==> flow/design.v <==
`timescale 1ns / 1ps
module chacha20_quarter#(parameter N = 32)(
    input wire [N-1:0] a,
    input wire [N-1:0] b,
    input wire [N-1:0] c,
    input wire [N-1:0] d,
    output wire [N-1:0] a_out,
    output wire [N-1:0] b_out,
    output wire [N-1:0] c_out,
    output wire [N-1:0] d_out
);
function [N-1:0] rotate_left;
    input [N-1:0] value;
    input integer amount;
    begin
        rotate_left = (value << amount) | (value >> (32 - amount));
    end
endfunction
wire [N-1:0] a1, b1, c1, d1;
wire [N-1:0] a2, b2, c2, d2;
assign a1 = a + b;
assign d1 = rotate_left(d ^ a1, 16);
assign c1 = c + d1;
assign b1 = rotate_left(b ^ c1, 12);
assign a2 = a1 + b1;
assign d2 = rotate_left(d1 ^ a2, 8);
assign c2 = c1 + d2;
assign b2 = rotate_left(b1 ^ c2, 7);
assign a_out = a2;
assign b_out = b2;
assign c_out = c2;
assign d_out = d2;
endmodule
`timescale 1ns / 1ps
module multiple_rounds#(parameter N = 32, parameter M= 20)(
  input clk, input rst,
  input wire [N-1:0] a,
  input wire [N-1:0] b,
  input wire [N-1:0] c,
  input wire [N-1:0] d,
  output wire [N-1:0] a_out,
  output wire [N-1:0] b_out,
  output wire [N-1:0] c_out,
  output wire [N-1:0] d_out,
  output reg ready);
  reg [N-1:0] a_hold_0;
  reg [N-1:0] b_hold_0;
  reg [N-1:0] c_hold_0;
  reg [N-1:0] d_hold_0;
  wire [N-1:0] a_next_0;
  wire [N-1:0] b_next_0;
  wire [N-1:0] c_next_0;
  wire [N-1:0] d_next_0;
  reg [N-1:0] a_hold_1;
  reg [N-1:0] b_hold_1;
  reg [N-1:0] c_hold_1;
  reg [N-1:0] d_hold_1;
  wire [N-1:0] a_next_1;
  wire [N-1:0] b_next_1;
  wire [N-1:0] c_next_1;
  wire [N-1:0] d_next_1;
  reg [N-1:0] a_hold_2;
  reg [N-1:0] b_hold_2;
  reg [N-1:0] c_hold_2;
  reg [N-1:0] d_hold_2;
  wire [N-1:0] a_next_2;
  wire [N-1:0] b_next_2;
  wire [N-1:0] c_next_2;
  wire [N-1:0] d_next_2;
  reg [N-1:0] a_hold_3;
  reg [N-1:0] b_hold_3;
  reg [N-1:0] c_hold_3;
  reg [N-1:0] d_hold_3;
  wire [N-1:0] a_next_3;
  wire [N-1:0] b_next_3;
  wire [N-1:0] c_next_3;
  wire [N-1:0] d_next_3;
  reg [N-1:0] a_hold_4;
  reg [N-1:0] b_hold_4;
  reg [N-1:0] c_hold_4;
  reg [N-1:0] d_hold_4;
  wire [N-1:0] a_next_4;
  wire [N-1:0] b_next_4;
  wire [N-1:0] c_next_4;
  wire [N-1:0] d_next_4;
  reg [N-1:0] a_hold_5;
  reg [N-1:0] b_hold_5;
  reg [N-1:0] c_hold_5;
  reg [N-1:0] d_hold_5;
  wire [N-1:0] a_next_5;
  wire [N-1:0] b_next_5;
  wire [N-1:0] c_next_5;
  wire [N-1:0] d_next_5;
  reg [N-1:0] a_hold_6;
  reg [N-1:0] b_hold_6;
  reg [N-1:0] c_hold_6;
  reg [N-1:0] d_hold_6;
  wire [N-1:0] a_next_6;
  wire [N-1:0] b_next_6;
  wire [N-1:0] c_next_6;
  wire [N-1:0] d_next_6;
  reg [N-1:0] a_hold_7;
  reg [N-1:0] b_hold_7;
  reg [N-1:0] c_hold_7;
  reg [N-1:0] d_hold_7;
  wire [N-1:0] a_next_7;
  wire [N-1:0] b_next_7;
  wire [N-1:0] c_next_7;
  wire [N-1:0] d_next_7;
  reg [N-1:0] a_hold_8;
  reg [N-1:0] b_hold_8;
  reg [N-1:0] c_hold_8;
  reg [N-1:0] d_hold_8;
  wire [N-1:0] a_next_8;
  wire [N-1:0] b_next_8;
  wire [N-1:0] c_next_8;
  wire [N-1:0] d_next_8;
  reg [N-1:0] a_hold_9;
  reg [N-1:0] b_hold_9;
  reg [N-1:0] c_hold_9;
  reg [N-1:0] d_hold_9;
  wire [N-1:0] a_next_9;
  wire [N-1:0] b_next_9;
  wire [N-1:0] c_next_9;
  wire [N-1:0] d_next_9;
  reg [N-1:0] a_hold_10;
  reg [N-1:0] b_hold_10;
  reg [N-1:0] c_hold_10;
  reg [N-1:0] d_hold_10;
  reg [4:0] count;
  reg [4:0] count_next;
  chacha20_quarter rounds_dut0(.a(a_hold_0),.b(b_hold_0),
                              .c(c_hold_0),.d(d_hold_0),
                              .a_out(a_next_0),.b_out(b_next_0),
                              .c_out(c_next_0),.d_out(d_next_0));
  chacha20_quarter rounds_dut1(.a(a_hold_1),.b(b_hold_1),
                              .c(c_hold_1),.d(d_hold_1),
                              .a_out(a_next_1),.b_out(b_next_1),
                              .c_out(c_next_1),.d_out(d_next_1));
  chacha20_quarter rounds_dut2(.a(a_hold_2),.b(b_hold_2),
                              .c(c_hold_2),.d(d_hold_2),
                              .a_out(a_next_2),.b_out(b_next_2),
                              .c_out(c_next_2),.d_out(d_next_2));
  chacha20_quarter rounds_dut3(.a(a_hold_3),.b(b_hold_3),
                              .c(c_hold_3),.d(d_hold_3),
                              .a_out(a_next_3),.b_out(b_next_3),
                              .c_out(c_next_3),.d_out(d_next_3));
  chacha20_quarter rounds_dut4(.a(a_hold_4),.b(b_hold_4),
                              .c(c_hold_4),.d(d_hold_4),
                              .a_out(a_next_4),.b_out(b_next_4),
                              .c_out(c_next_4),.d_out(d_next_4));
  chacha20_quarter rounds_dut5(.a(a_hold_5),.b(b_hold_5),
                              .c(c_hold_5),.d(d_hold_5),
                              .a_out(a_next_5),.b_out(b_next_5),
                              .c_out(c_next_5),.d_out(d_next_5)); 
  chacha20_quarter rounds_dut6(.a(a_hold_6),.b(b_hold_6),
                              .c(c_hold_6),.d(d_hold_6),
                              .a_out(a_next_6),.b_out(b_next_6),
                              .c_out(c_next_6),.d_out(d_next_6));   
  chacha20_quarter rounds_dut7(.a(a_hold_7),.b(b_hold_7),
                              .c(c_hold_7),.d(d_hold_7),
                              .a_out(a_next_7),.b_out(b_next_7),
                              .c_out(c_next_7),.d_out(d_next_7)); 
  chacha20_quarter rounds_dut8(.a(a_hold_8),.b(b_hold_8),
                              .c(c_hold_8),.d(d_hold_8),
                              .a_out(a_next_8),.b_out(b_next_8),
                              .c_out(c_next_8),.d_out(d_next_8));
  chacha20_quarter rounds_dut9(.a(a_hold_9),.b(b_hold_9),
                              .c(c_hold_9),.d(d_hold_9),
                              .a_out(a_next_9),.b_out(b_next_9),
                              .c_out(c_next_9),.d_out(d_next_9));                                                     
  always@(posedge clk or negedge rst)begin
    if(~rst)begin
      a_hold_0 <= 'b0;
      b_hold_0 <= 'b0;
      c_hold_0 <= 'b0;
      d_hold_0 <= 'b0;
    end
    else begin
      a_hold_0 <= a;
      b_hold_0 <= b;
      c_hold_0 <= c;
      d_hold_0 <= d;
    end
  end
  always@(posedge clk or negedge rst)begin
    if(~rst)begin
      a_hold_1 <= 'b0;
      b_hold_1 <= 'b0;
      c_hold_1 <= 'b0;
      d_hold_1 <= 'b0;
    end
    else begin
      a_hold_1 <= a_next_0;
      b_hold_1 <= b_next_0;
      c_hold_1 <= c_next_0;
      d_hold_1 <= d_next_0;
    end
  end
  always@(posedge clk or negedge rst)begin
    if(~rst)begin
      a_hold_2 <= 'b0;
      b_hold_2 <= 'b0;
      c_hold_2 <= 'b0;
      d_hold_2 <= 'b0;
    end
    else begin
      a_hold_2 <= a_next_1;
      b_hold_2 <= b_next_1;
      c_hold_2 <= c_next_1;
      d_hold_2 <= d_next_1;
    end
  end
  always@(posedge clk or negedge rst)begin
    if(~rst)begin
      a_hold_3 <= 'b0;
      b_hold_3 <= 'b0;
      c_hold_3 <= 'b0;
      d_hold_3 <= 'b0;
    end
    else begin
      a_hold_3 <= a_next_2;
      b_hold_3 <= b_next_2;
      c_hold_3 <= c_next_2;
      d_hold_3 <= d_next_2;
    end
  end
  always@(posedge clk or negedge rst)begin
    if(~rst)begin
      a_hold_4 <= 'b0;
      b_hold_4 <= 'b0;
      c_hold_4 <= 'b0;
      d_hold_4 <= 'b0;
    end
    else begin
      a_hold_4 <= a_next_3;
      b_hold_4 <= b_next_3;
      c_hold_4 <= c_next_3;
      d_hold_4 <= d_next_3;
    end
  end
  always@(posedge clk or negedge rst)begin
    if(~rst)begin
      a_hold_5 <= 'b0;
      b_hold_5 <= 'b0;
      c_hold_5 <= 'b0;
      d_hold_5 <= 'b0;
    end
    else begin
      a_hold_5 <= a_next_4;
      b_hold_5 <= b_next_4;
      c_hold_5 <= c_next_4;
      d_hold_5 <= d_next_4;
    end
  end 
  always@(posedge clk or negedge rst)begin
    if(~rst)begin
      a_hold_6 <= 'b0;
      b_hold_6 <= 'b0;
      c_hold_6 <= 'b0;
      d_hold_6 <= 'b0;
    end
    else begin
      a_hold_6 <= a_next_5;
      b_hold_6 <= b_next_5;
      c_hold_6 <= c_next_5;
      d_hold_6 <= d_next_5;
    end
  end 
  always@(posedge clk or negedge rst)begin
    if(~rst)begin
      a_hold_7 <= 'b0;
      b_hold_7 <= 'b0;
      c_hold_7 <= 'b0;
      d_hold_7 <= 'b0;
    end
    else begin
      a_hold_7 <= a_next_6;
      b_hold_7 <= b_next_6;
      c_hold_7 <= c_next_6;
      d_hold_7 <= d_next_6;
    end
  end 
  always@(posedge clk or negedge rst)begin
    if(~rst)begin
      a_hold_8 <= 'b0;
      b_hold_8 <= 'b0;
      c_hold_8 <= 'b0;
      d_hold_8 <= 'b0;
    end
    else begin
      a_hold_8 <= a_next_7;
      b_hold_8 <= b_next_7;
      c_hold_8 <= c_next_7;
      d_hold_8 <= d_next_7;
    end
  end
  always@(posedge clk or negedge rst)begin
    if(~rst)begin
      a_hold_9 <= 'b0;
      b_hold_9 <= 'b0;
      c_hold_9 <= 'b0;
      d_hold_9 <= 'b0;
    end
    else begin
      a_hold_9 <= a_next_8;
      b_hold_9 <= b_next_8;
      c_hold_9 <= c_next_8;
      d_hold_9 <= d_next_8;
    end
  end
  always@(posedge clk or negedge rst)begin
    if(~rst)begin
      a_hold_10 <= 'b0;
      b_hold_10 <= 'b0;
      c_hold_10 <= 'b0;
      d_hold_10 <= 'b0;
      ready <= 'b0;
    end
    else begin
      a_hold_10 <= a_next_9;
      b_hold_10 <= b_next_9;
      c_hold_10 <= c_next_9;
      d_hold_10 <= d_next_9;
      ready <= 1'b1;
    end
  end
  assign a_out = a_hold_10;
  assign b_out = b_hold_10;
  assign c_out = c_hold_10;
  assign d_out = d_hold_10;
endmodule
=== From RTL to reports: multiple_rounds ===
The steps from the RTL of multiple_rounds to its reports follow in flow order.
Line numbers count from 1 in the design file above.
The mark - stands for no value.

* Top: multiple_rounds
* Clock input: clk
* Cell library: sky130hd
* Corner: tt_025C_1v80

=== Word level ===
Yosys after proc, flatten, opt, wreduce and memory -nomap, before mapping. Enables and synchronous resets that opt folds into registers are not counted as muxes. Memory bits, and registers merged into a memory's read port (data or address), are not among the register bits. Print and check cells are not counted. Equal cells are merged and count once.

* Flip-flop bits (word level): 1409

* Add/subtract/negate cells: 40
* Bitwise gates (word level): 80

{| class="wikitable"
|+ Operator list
! cell !! number
|-
| 32-bit adder || 40
|-
| 32-bit XOR || 40
|-
| 32-bit by 12-bit OR with 32-bit output || 10
|-
| 32-bit by 16-bit OR with 32-bit output || 10
|-
| 32-bit by 7-bit OR with 32-bit output || 10
|-
| 32-bit by 8-bit OR with 32-bit output || 10
|}

=== Depth ===
Depth = most cells in a row (Yosys ltp): at word level without a register or memory, in the mapped netlist without a sequential cell, where the memories' decode and read muxes count.

* Depth in word-level cells: 12
* ABC_AREA: 0
* Gate-level depth with buffers: 52

=== Mapped cells and area ===
Source: synth_stat.txt of the flow (Yosys; design flattened, memories mapped). It holds for the ABC_AREA given above (unset counts as 0); a run with the other value may have another netlist.

{| class="wikitable"
|+ Cells by type
! type !! number !! area in all (um^2)
|-
| sky130_fd_sc_hd__dfrtp_1 || 1409 || 3.53E+04
|-
| sky130_fd_sc_hd__ha_1 || 1266 || 1.58E+04
|-
| sky130_fd_sc_hd__xor2_1 || 1504 || 1.32E+04
|-
| sky130_fd_sc_hd__xnor2_1 || 878 || 7.69E+03
|-
| sky130_fd_sc_hd__a21oi_1 || 966 || 4.83E+03
|-
| sky130_fd_sc_hd__a21o_1 || 601 || 4.51E+03
|-
| sky130_fd_sc_hd__o21ai_0 || 481 || 2.41E+03
|-
| sky130_fd_sc_hd__nor2_1 || 567 || 2.13E+03
|-
| sky130_fd_sc_hd__nand2_1 || 478 || 1.79E+03
|-
| sky130_fd_sc_hd__inv_1 || 352 || 1.32E+03
|-
| sky130_fd_sc_hd__o21bai_1 || 157 || 1178.63
|-
| sky130_fd_sc_hd__o21a_1 || 152 || 1.14E+03
|-
| sky130_fd_sc_hd__a211oi_1 || 118 || 885.85
|-
| sky130_fd_sc_hd__nand3_1 || 177 || 885.85
|-
| sky130_fd_sc_hd__nand2b_1 || 131 || 819.536
|-
| sky130_fd_sc_hd__fa_1 || 40 || 800.768
|-
| sky130_fd_sc_hd__nor2b_1 || 125 || 782
|-
| sky130_fd_sc_hd__and3_1 || 100 || 625.6
|}

Not listed: further types 83, cells in them 1141.

* Mapped cells: 10643
* Synthesis area: 105329.8 um^2
* Sequential area: 35258.8 um^2
* Flip-flops: 1409
* Buffers: 39

The figures by module come from a second, unflattened synthesis with its own total; it is not the netlist above.

* Cells (unflattened synthesis): 11620
* Area total of the unflattened synthesis: 113012.1 um^2

Each row is one instance without its submodules.

{| class="wikitable"
|+ Modules
! module !! instances !! cells !! area (um^2) !! sequential area (um^2)
|-
| chacha20_quarter || 10 || 1021 || 7775.0 || 0.0
|-
| multiple_rounds || 1 || 1410 || 35262.6 || 35258.8
|}

=== Worst setup path after synthesis ===
Source: OpenSTA report_checks on the synthesized netlist (no wires, ideal clock, input and output delay 20% of the period each), path of least setup slack; recovery checks are left aside. Register names are those of the netlist, which keeps one name where synthesis merged equal registers.

* Path type: register -> register
* Start: register b_hold_6[0]
* End: register b_hold_7[5]
* Period: 18.0 ns
* Launch time at the first pin: 0.000 ns
* Arrival time: 10.305 ns
* Path slack: 7.616 ns
* Delay of the path: 10.384 ns
* Stages: 46
* Buffers on the path: 0
* Period reached after synthesis: 10.384 ns

"delay of the path" is the arrival time less input delay plus setup time.
"stages" counts driving pins, that of a launching flip-flop among them; a cell with two outputs on the path counts twice.
"period reached after synthesis" is the clock period less the worst setup slack; recovery checks do not enter. This is arithmetic on one report: input and output delays are still those of the set period (20% each).
Between the ends stands the longest chain of elaborated cells between them, by number of cells; it is not shown to be the way that was timed. Of several equally long chains one is given.
A line is the first line of the expression or statement that the cell stems from. Yosys adds cells for indexed reads and writes and turns some case tables into memories.

* Cell sequence: sky130_fd_sc_hd__dfrtp_1 sky130_fd_sc_hd__ha_1 sky130_fd_sc_hd__fa_1 sky130_fd_sc_hd__a211oi_1 sky130_fd_sc_hd__nor2_1 sky130_fd_sc_hd__a211oi_1 sky130_fd_sc_hd__a211oi_1 sky130_fd_sc_hd__o21a_1 sky130_fd_sc_hd__nor2_1 sky130_fd_sc_hd__o21ai_0 sky130_fd_sc_hd__a21oi_1 sky130_fd_sc_hd__xnor2_1 sky130_fd_sc_hd__xor2_1 sky130_fd_sc_hd__ha_1 sky130_fd_sc_hd__nor2b_1 sky130_fd_sc_hd__a311o_1 sky130_fd_sc_hd__o311a_1 sky130_fd_sc_hd__a221oi_2 [... 10 more ...] sky130_fd_sc_hd__a221o_1 sky130_fd_sc_hd__nor3_2 sky130_fd_sc_hd__o31ai_1 sky130_fd_sc_hd__a221o_1 sky130_fd_sc_hd__a21oi_2 sky130_fd_sc_hd__xor3_1 sky130_fd_sc_hd__ha_1 sky130_fd_sc_hd__a21o_1 sky130_fd_sc_hd__a21oi_1 sky130_fd_sc_hd__a21boi_0 sky130_fd_sc_hd__a31oi_1 sky130_fd_sc_hd__a21oi_1 sky130_fd_sc_hd__a221oi_1 sky130_fd_sc_hd__o21ai_0 sky130_fd_sc_hd__a21o_1 sky130_fd_sc_hd__nor4b_1 sky130_fd_sc_hd__a211o_1 sky130_fd_sc_hd__xor2_1
* Cells in the longest elaborated chain: 12

{| class="wikitable"
|+ RTL lines, path post-synthesis
! element !! RTL line !! text
|-
| start: declaration || 95 || <nowiki>reg [N-1:0] b_hold_6;</nowiki>
|-
| start: assignment || 259 || <nowiki>b_hold_6 <= 'b0;</nowiki>
|-
| start: assignment || 265 || <nowiki>b_hold_6 <= b_next_5;</nowiki>
|-
| 32-bit adder || 21 || <nowiki>assign a1 = a + b;</nowiki>
|-
| 32-bit XOR || 22 || <nowiki>assign d1 = rotate_left(d ^ a1, 16);</nowiki>
|-
| 32-bit by 16-bit OR with 32-bit output || 16 || <nowiki>rotate_left = (value << amount) | (value >> (32 - amount));</nowiki>
|-
| 32-bit adder || 23 || <nowiki>assign c1 = c + d1;</nowiki>
|-
| 32-bit XOR || 24 || <nowiki>assign b1 = rotate_left(b ^ c1, 12);</nowiki>
|-
| 32-bit by 12-bit OR with 32-bit output || 16 ||
|-
| 32-bit adder || 25 || <nowiki>assign a2 = a1 + b1;</nowiki>
|-
| 32-bit XOR || 26 || <nowiki>assign d2 = rotate_left(d1 ^ a2, 8);</nowiki>
|-
| 32-bit by 8-bit OR with 32-bit output || 16 ||
|-
| 32-bit adder || 27 || <nowiki>assign c2 = c1 + d2;</nowiki>
|-
| 32-bit XOR || 28 || <nowiki>assign b2 = rotate_left(b1 ^ c2, 7);</nowiki>
|-
| 32-bit by 7-bit OR with 32-bit output || 16 ||
|-
| end: assignment || 273 || <nowiki>b_hold_7 <= 'b0;</nowiki>
|-
| end: assignment || 279 || <nowiki>b_hold_7 <= b_next_6;</nowiki>
|-
| end: declaration || 103 || <nowiki>reg [N-1:0] b_hold_7;</nowiki>
|}

=== Path in the finished layout ===
Path of least setup slack in the final report of flow run 1 (OpenROAD, finished layout, wires in). Where an end is a register, its clock arrival counts in the times.

* Path type: register -> register
* Start: register b_hold_8[0]
* End: register b_hold_9[2]
* Period: 15.8 ns
* Launch time at the first pin: 0.83 ns
* Arrival time: 15.53 ns
* Path slack: 0.91 ns
* Stages: 46
* Buffers on the path: 0

Between the ends stands the longest chain of elaborated cells between them, by number of cells; it is not shown to be the way that was timed. Of several equally long chains one is given.

* Cell sequence: sky130_fd_sc_hd__dfrtp_1 sky130_fd_sc_hd__ha_1 sky130_fd_sc_hd__fa_1 sky130_fd_sc_hd__a21o_1 sky130_fd_sc_hd__a21oi_1 sky130_fd_sc_hd__o21ai_0 sky130_fd_sc_hd__a21oi_1 sky130_fd_sc_hd__o31ai_1 sky130_fd_sc_hd__o21ai_0 sky130_fd_sc_hd__a2bb2oi_1 sky130_fd_sc_hd__nand2b_1 sky130_fd_sc_hd__xor2_1 sky130_fd_sc_hd__xor2_1 sky130_fd_sc_hd__ha_1 sky130_fd_sc_hd__a21o_1 sky130_fd_sc_hd__a21oi_1 sky130_fd_sc_hd__o21ai_0 sky130_fd_sc_hd__a221o_1 [... 10 more ...] sky130_fd_sc_hd__o21a_1 sky130_fd_sc_hd__o31ai_1 sky130_fd_sc_hd__a21oi_1 sky130_fd_sc_hd__o311a_1 sky130_fd_sc_hd__o31a_1 sky130_fd_sc_hd__o21ai_1 sky130_fd_sc_hd__xor2_1 sky130_fd_sc_hd__xor2_1 sky130_fd_sc_hd__ha_1 sky130_fd_sc_hd__nand2_1 sky130_fd_sc_hd__o21ai_0 sky130_fd_sc_hd__nand4_1 sky130_fd_sc_hd__a21boi_1 sky130_fd_sc_hd__a41oi_1 sky130_fd_sc_hd__o31ai_1 sky130_fd_sc_hd__a31oi_1 sky130_fd_sc_hd__xnor2_1 sky130_fd_sc_hd__xor2_1
* Cells in the longest elaborated chain: 12

{| class="wikitable"
|+ RTL lines, path post-layout
! element !! RTL line !! text
|-
| start: declaration || 111 || <nowiki>reg [N-1:0] b_hold_8;</nowiki>
|-
| start: assignment || 287 || <nowiki>b_hold_8 <= 'b0;</nowiki>
|-
| start: assignment || 293 || <nowiki>b_hold_8 <= b_next_7;</nowiki>
|-
| 32-bit adder || 21 || <nowiki>assign a1 = a + b;</nowiki>
|-
| 32-bit XOR || 22 || <nowiki>assign d1 = rotate_left(d ^ a1, 16);</nowiki>
|-
| 32-bit by 16-bit OR with 32-bit output || 16 || <nowiki>rotate_left = (value << amount) | (value >> (32 - amount));</nowiki>
|-
| 32-bit adder || 23 || <nowiki>assign c1 = c + d1;</nowiki>
|-
| 32-bit XOR || 24 || <nowiki>assign b1 = rotate_left(b ^ c1, 12);</nowiki>
|-
| 32-bit by 12-bit OR with 32-bit output || 16 ||
|-
| 32-bit adder || 25 || <nowiki>assign a2 = a1 + b1;</nowiki>
|-
| 32-bit XOR || 26 || <nowiki>assign d2 = rotate_left(d1 ^ a2, 8);</nowiki>
|-
| 32-bit by 8-bit OR with 32-bit output || 16 ||
|-
| 32-bit adder || 27 || <nowiki>assign c2 = c1 + d2;</nowiki>
|-
| 32-bit XOR || 28 || <nowiki>assign b2 = rotate_left(b1 ^ c2, 7);</nowiki>
|-
| 32-bit by 7-bit OR with 32-bit output || 16 ||
|-
| end: assignment || 301 || <nowiki>b_hold_9 <= 'b0;</nowiki>
|-
| end: assignment || 307 || <nowiki>b_hold_9 <= b_next_8;</nowiki>
|-
| end: declaration || 119 || <nowiki>reg [N-1:0] b_hold_9;</nowiki>
|}

Below are 4 stored runs of the flow (Yosys, OpenROAD; platform sky130hd) on multiple_rounds, each with its settings and what was measured, unordered. Constraints: input delay and output delay 20% of the set period each, output load 0.01 pF.
"achieved period" is the run's clock period less its worst setup slack. It is reckoned from that one timing run; input and output delays stay at 20% of the period that was set.
"allowed time less slack (worst setup path)" is the time allowed to the run's worst setup path (the clock period less input and output delay, where it has them) less its slack. Clock arrival times count: a late capture clock shortens it, a late launch clock lengthens it.

=== Flow run 1 ===
{| class="wikitable"
! Setting !! Value
|-
| CORE_UTILIZATION || 45
|-
| PLACE_DENSITY || 0.6
|-
| SETUP_SLACK_MARGIN || -0.13
|-
| period_ns || 15.8
|-
| CAP_MARGIN || 20
|-
| CORE_MARGIN || 2
|-
| SLEW_MARGIN || 20
|-
! Result !! Value
|-
| Final utilization || 0.506
|-
| Lowest setup slack || 0.914 ns
|-
| Post-route worst hold slack || 0.657 ns
|-
| Total negative slack on setup checks || 0.000 ns
|-
| Standard-cell area after layout || 117887.0 um^2
|-
| Die footprint || 237954.0 um^2
|-
| Achieved period || 14.886 ns
|-
| Allowed time less slack (worst setup path) || 14.89 ns
|-
| Critical path type || register -> register
|-
| Area of the synthesized netlist || 105329.8 um^2
|}

=== Flow run 2 ===
{| class="wikitable"
! Setting !! Value
|-
| ABC_AREA || 1
|-
| CAP_MARGIN || 25
|-
| CELL_PAD_IN_SITES_DETAIL_PLACEMENT || 0
|-
| CELL_PAD_IN_SITES_GLOBAL_PLACEMENT || 2
|-
| CORE_ASPECT_RATIO || 0.92
|-
| CORE_MARGIN || 8
|-
| CORE_UTILIZATION || 54
|-
| CTS_CLUSTER_DIAMETER || 186
|-
| CTS_CLUSTER_SIZE || 89
|-
| GPL_ROUTABILITY_DRIVEN || 0
|-
| GPL_TIMING_DRIVEN || 1
|-
| HOLD_SLACK_MARGIN || 0.1
|-
| MAX_ROUTING_LAYER || met5
|-
| PLACE_DENSITY_LB_ADDON || 0.15
|-
| TNS_END_PERCENT || 40
|-
| period_ns || 20.5
|-
| SLEW_MARGIN || 20
|}
Stopped before the end: placement reported FLW-0024.

=== Flow run 3 ===
{| class="wikitable"
! Setting !! Value
|-
| CORE_ASPECT_RATIO || 0.92
|-
| SLEW_MARGIN || 10
|-
| period_ns || 18.0
|-
| CAP_MARGIN || 20
|-
| CORE_MARGIN || 2
|-
| CORE_UTILIZATION || 40
|-
! Result !! Value
|-
| Final utilization || 0.452
|-
| Lowest setup slack || 2.162 ns
|-
| Post-route worst hold slack || 0.691 ns
|-
| Total negative slack on setup checks || 0.000 ns
|-
| Standard-cell area after layout || 118280.0 um^2
|-
| Die footprint || 267447.0 um^2
|-
| Achieved period || 15.838 ns
|-
| Allowed time less slack (worst setup path) || 15.84 ns
|-
| Critical path type || register -> register
|-
| Area of the synthesized netlist || 105329.8 um^2
|}

=== Flow run 4 ===
{| class="wikitable"
! Setting !! Value
|-
| CELL_PAD_IN_SITES_DETAIL_PLACEMENT || 0
|-
| CELL_PAD_IN_SITES_GLOBAL_PLACEMENT || 3
|-
| CORE_MARGIN || 4
|-
| CORE_UTILIZATION || 26
|-
| GPL_ROUTABILITY_DRIVEN || 1
|-
| PLACE_DENSITY_LB_ADDON || 0.14
|-
| SETUP_SLACK_MARGIN || 2.53
|-
| SLEW_MARGIN || 10
|-
| period_ns || 9.76
|-
| CAP_MARGIN || 20
|-
! Result !! Value
|-
| Final utilization || 0.448
|-
| Lowest setup slack || -1.450 ns
|-
| Post-route worst hold slack || 0.759 ns
|-
| Total negative slack on setup checks || -335.218 ns
|-
| Standard-cell area after layout || 180763.0 um^2
|-
| Die footprint || 415361.0 um^2
|-
| Achieved period || 11.210 ns
|-
| Allowed time less slack (worst setup path) || 11.21 ns
|-
| Critical path type || register -> register
|-
| Area of the synthesized netlist || 105329.8 um^2
|}
